==> flow/design.v <==
module averager
    #(parameter int
        power = 8,  
        N = 12)     
    (
        input logic clk,
        reset,
        EN,
        input logic [N-1:0] Din,    
        output logic [N-1:0] Q      
    );
    logic [N-1:0] REG_ARRAY [2**power:1];
    logic [power+N-1:0] sum;
    assign Q = sum[power+N-1:power];
    always_ff @(posedge clk) begin
        if (reset) begin
            sum <= 0;
            for (int j = 1; j <= 2**power; j++) begin
                REG_ARRAY[j] <= 0;
            end
        end
        else if (EN) begin
            sum <= sum + Din - REG_ARRAY[2**power];
            for (int j = 2**power; j > 1; j--) begin
                REG_ARRAY[j] <= REG_ARRAY[j-1];
            end
            REG_ARRAY[1] <= Din;
        end
    end
endmodule
module adc_processing #(
    parameter int SCALING_FACTOR = 310866,
    parameter int SHIFT_FACTOR   = 19,
    parameter int NEGATIVE_FACTOR = 12
) (
    input  logic        clk,
    input  logic        reset,
    input  logic        ready,
    input  logic [15:0] data,
    output logic [15:0] ave_data,
    output logic [15:0] scaled_adc_data
);
    localparam int SCALING_FACTOR_WIDTH = $clog2(SCALING_FACTOR) + 1;
    localparam int INTERMEDIATE_WIDTH = 16 + SCALING_FACTOR_WIDTH;
    logic [INTERMEDIATE_WIDTH-1:0] scaled_adc_data_temp; 
    logic [15:0] scaled_adc_data_pipe;
    averager #(
        .power(8),  
        .N(16)      
    ) AVERAGER (
        .reset(reset),
        .clk(clk),
        .EN(ready),
        .Din(data),
        .Q(ave_data)
    );
    always_ff @(posedge clk) begin
        if (reset) begin
            scaled_adc_data <= 0;
            scaled_adc_data_temp <= 0;
            scaled_adc_data_pipe <= 0;
        end
        else if (ready) begin
            scaled_adc_data_temp <= ave_data * SCALING_FACTOR;             
            scaled_adc_data_pipe <= scaled_adc_data_temp >> SHIFT_FACTOR;  
            scaled_adc_data      <= scaled_adc_data_pipe - 12;             
        end                                                
    end                                                    
endmodule
======== Tool chain data of adc_processing ========
Tool output for the design above, in the order of the flow.
Lines are those of the file above, counted from 1.
Operators carry their Yosys type and port widths (W data, S select, Z words).
Cell names lack the library's common part.
The mark - stands for no value.
inputs
  top module .............................. adc_processing
  clock port .............................. clk
  standard-cell library ................... sky130hd
  timing corner ........................... tt_025C_1v80

======== After elaboration ========
Yosys after proc, flatten, opt, wreduce and memory -nomap, before mapping. Enables and synchronous resets that opt folds into registers are not counted as muxes. Print and check cells are not counted. Equal cells are merged and count once.
word-level totals
  elaborated cells ........................ 264
  register bits after elaboration ......... 4186
  output and inout port bits .............. 32
operators by class
  add/subtract/negate cells ............... 3
  multiply operators ...................... 1
operator list
  cell                      number
  $mul A16 B18 Y34 const B  1
  $add A24 B16 Y24          1
  $sub A24 B16 Y24          1
  $sub A16 B4 Y16 const B   1

======== Longest topological paths ========
Longest topological path by Yosys (ltp), each cell counted once; first at word level (registers and memories cut), then after technology mapping (sequential cells cut; the memories' decode and read muxes count).
depth
  depth after elaboration ................. 2
  ABC_AREA ................................ 0
  mapped depth ............................ 18
  gate-level depth less buffers ........... 18

======== Netlist ========
Source: synth_stat.txt of the flow (Yosys; design flattened, memories mapped). It holds for the ABC_AREA given above (unset counts as 0); a run with the other value may have another netlist.
mapped netlist
  mapped area ............................. 151392.7 um2
  cell count .............................. 14248
  mapped flip-flops ....................... 4168
cell types
  cell      number  area in all (um2)
  dfxtp_1   4168    8.34E+04
  mux2i_1   4131    4.13E+04
  nor2_1    4171    1.57E+04
  clkbuf_1  677     2.54E+03
  fa_1      104     2.08E+03
  ha_1      159     1.99E+03
  inv_1     206     773.242
  buf_2     129     645.619
  buf_1     132     495.475
  a21oi_1   52      260.25
  a21o_1    28      210.202
  xnor2_1   21      183.926
  a211oi_1  21      157.651
  nand2_1   39      146.39
  xor2_1    15      131.376
  o21ai_0   26      130.125
  buf_4     16      120.115
  nand4_1   11      68.816
Not listed: further types 48, cells in them 142.
By module: a second synthesis without flattening, with its own total; a netlist apart from the flattened one above.
unflattened totals
  cells (unflattened synthesis) ........... 14279
  area (unflattened synthesis) ............ 151863.1 um2
Rows give one instance, submodules left out.
modules
  module          instances  area (um2)  cells
  averager        1          145064.1    13565
  adc_processing  1          6799.0      714

======== Worst setup path after synthesis ========
Path of least setup slack by OpenSTA after synthesis, without wires, with an ideal clock, recovery checks aside; 20% of the period is set as input and as output delay. Where synthesis merged equal registers, the netlist keeps one of their names.
timing after synthesis
  kind .................................... register to register
  start point ............................. register AVERAGER.sum[13]
  end point ............................... register scaled_adc_data_temp[28]
  required time ........................... 9.872 ns
  launch time at the first pin ............ 0.000 ns
  path delay .............................. 5.662 ns
  stages .................................. 19
  slack ................................... 4.338 ns
  period .................................. 10.0 ns
  path buffers ............................ 0
  arrival time ............................ 5.534 ns
  period reached after synthesis .......... 5.662 ns
"path delay" = arrival - input delay + setup time.
"stages" counts driving pins, that of a launching flip-flop among them; a cell with two outputs on the path counts twice.
"period reached after synthesis" = period - worst setup slack (recovery checks aside). The figure is calculated, with input and output delays left at 20% of the set period.
The rows between start and end are the longest chain of elaborated cells between them; the timing report does not say that the signal goes this way. Where chains are equally long, one stands for them.
Each line given opens the expression or statement behind the cell; cells for indexed reads and writes are added by Yosys, which also makes memories of some case tables.
between the ends, after synthesis
  cells stage by stage .................... dfxtp_1 -> fa_1 -> xor2_1 -> ha_1 -> or2_2 -> fa_1 -> fa_1 -> fa_1 -> inv_1 -> fa_1 -> inv_1 -> ha_1 -> and2_2 -> a2111o_1 -> a31o_1 -> o221a_4 -> a221oi_2 -> xor2_1 -> o21ai_1
  cells in the longest elaborated chain ... 1
  elaborated cells between the ends (all ways) .. 1
  RTL lines with such cells ............... 1
  classes of those cells .................. mul: 1
RTL lines, path after synthesis
  what              RTL line  text
  from (decl)       13        logic [power+N-1:0] sum;
  from (assign)     17        sum <= 0;
  from (assign)     23        sum <= sum + Din - REG_ARRAY[2**power];
  $mul A16 B18 Y34  64        scaled_adc_data_temp <= ave_data * SCALING_FACTOR;
  to (assign)       60        scaled_adc_data_temp <= 0;
  to (assign)       64

======== Worst path after layout ========
Path of least setup slack in the final report of run 2 (OpenROAD, finished layout, wires in). Where an end is a register, its clock arrival counts in the times.
timing post-layout
  kind .................................... register to register
  start point ............................. register AVERAGER.sum[14]
  end point ............................... register scaled_adc_data_temp[28]
  required time ........................... 6.72 ns
  period .................................. 5.93 ns
  path buffers ............................ 0
  slack ................................... 0.22 ns
  stages .................................. 19
  arrival time ............................ 6.50 ns
  launch time at the first pin ............ 0.90 ns
The rows between start and end are the longest chain of elaborated cells between them; the timing report does not say that the signal goes this way. Where chains are equally long, one stands for them.
between the ends, post-layout
  cells stage by stage .................... dfxtp_1 -> fa_2 -> xor2_1 -> ha_1 -> or2_2 -> fa_1 -> fa_1 -> fa_1 -> inv_1 -> fa_1 -> inv_1 -> ha_1 -> and2_2 -> a2111o_1 -> a31o_1 -> o221a_4 -> a221oi_4 -> xor2_1 -> o21ai_1
  cells in the longest elaborated chain ... 1
  elaborated cells between the ends (all ways) .. 1
  RTL lines with such cells ............... 1
  classes of those cells .................. mul: 1
RTL lines, path post-layout
  what              RTL line  text
  from (decl)       13        logic [power+N-1:0] sum;
  from (assign)     17        sum <= 0;
  from (assign)     23        sum <= sum + Din - REG_ARRAY[2**power];
  $mul A16 B18 Y34  64        scaled_adc_data_temp <= ave_data * SCALING_FACTOR;
  to (assign)       60        scaled_adc_data_temp <= 0;
  to (assign)       64

Data sheet: physical implementation of adc_processing

Record of 2 stored runs of the RTL-to-layout flow on adc_processing, platform sky130hd. The runs are unordered. Constraints: input delay and output delay 20% of the set period each, output load 0.01 pF.
"achieved clock period (ns)" = clock period - worst setup slack. The figure is calculated, with input and output delays left at 20% of the set period.
"worst setup path time (ns)" = time allowed to the worst setup path (clock period - input delay - output delay, where it has them) - its slack; a late launch clock adds to it, a late capture clock takes from it.
By "finish__power__total" is meant OpenSTA's value without simulated activity: inputs other than the clock are taken to toggle once in ten clock periods, and the tool carries that through the logic.

Flow files of run 1
==> flow/run.sh <==
#!/bin/bash
# the make line also repeats the synthesis and layout settings of config.mk as NAME=value (left out here)
make -C /OpenROAD-flow-scripts/flow DESIGN_CONFIG=/design/flow/config.mk WORK_HOME=/design/flow/orfs CLKGATE_MAP_FILE= finish
==> flow/config.mk <==
export PLATFORM = sky130hd
export DESIGN_NAME = adc_processing
export DESIGN_NICKNAME = adc_processing
export VERILOG_FILES = /design/flow/design.v
export SDC_FILE = /design/flow/constraint.sdc
export NUM_CORES = 4
export LEC_CHECK = 0
export ABC_AREA = 1
export CAP_MARGIN = 20
export CELL_PAD_IN_SITES_GLOBAL_PLACEMENT = 3
export CORE_ASPECT_RATIO = 0.75
export CORE_MARGIN = 8
export CORE_UTILIZATION = 48
export CTS_CLUSTER_SIZE = 41
export GPL_ROUTABILITY_DRIVEN = 1
export PLACE_DENSITY_LB_ADDON = 0.11
export SETUP_SLACK_MARGIN = 0.5
export SLEW_MARGIN = 25
export TNS_END_PERCENT = 25
==> flow/constraint.sdc <==
create_clock -name core_clock -period 10.7 [get_ports {clk}]
set_input_delay 2.1400 -clock core_clock [delete_from_list [all_inputs] [get_ports {clk}]]
set_output_delay 2.1400 -clock core_clock [all_outputs]
set_load 0.01 [all_outputs]

report of run 1: did not finish, place, FLW-0024

Flow files of run 2
==> flow/run.sh <==
#!/bin/bash
# the make line also repeats the synthesis and layout settings of config.mk as NAME=value (left out here)
make -C /OpenROAD-flow-scripts/flow DESIGN_CONFIG=/design/flow/config.mk WORK_HOME=/design/flow/orfs CLKGATE_MAP_FILE= finish
==> flow/config.mk <==
export PLATFORM = sky130hd
export DESIGN_NAME = adc_processing
export DESIGN_NICKNAME = adc_processing
export VERILOG_FILES = /design/flow/design.v
export SDC_FILE = /design/flow/constraint.sdc
export NUM_CORES = 4
export LEC_CHECK = 0
export ABC_AREA = 0
export CAP_MARGIN = 20
export CELL_PAD_IN_SITES_DETAIL_PLACEMENT = 2
export CORE_MARGIN = 5
export CORE_UTILIZATION = 40
export GPL_TIMING_DRIVEN = 1
export HOLD_SLACK_MARGIN = 0.01
export SLEW_MARGIN = 20
==> flow/constraint.sdc <==
create_clock -name core_clock -period 5.93 [get_ports {clk}]
set_input_delay 1.1860 -clock core_clock [delete_from_list [all_inputs] [get_ports {clk}]]
set_output_delay 1.1860 -clock core_clock [all_outputs]
set_load 0.01 [all_outputs]

report of run 2
yosys chip area after synthesis (um^2): 151392.7
finish__design__die__area: 390888.0
finish__design__instance__area__stdcell: 171128.0
finish__design__instance__utilization: 0.4526
finish__timing__setup__ws: 0.220
finish__timing__setup__tns: 0.000
finish__timing__hold__ws: 0.466
finish__power__total: 7.189e-02
achieved clock period (ns): 5.710
worst setup path time (ns): 5.71
worst setup path kind: register to register
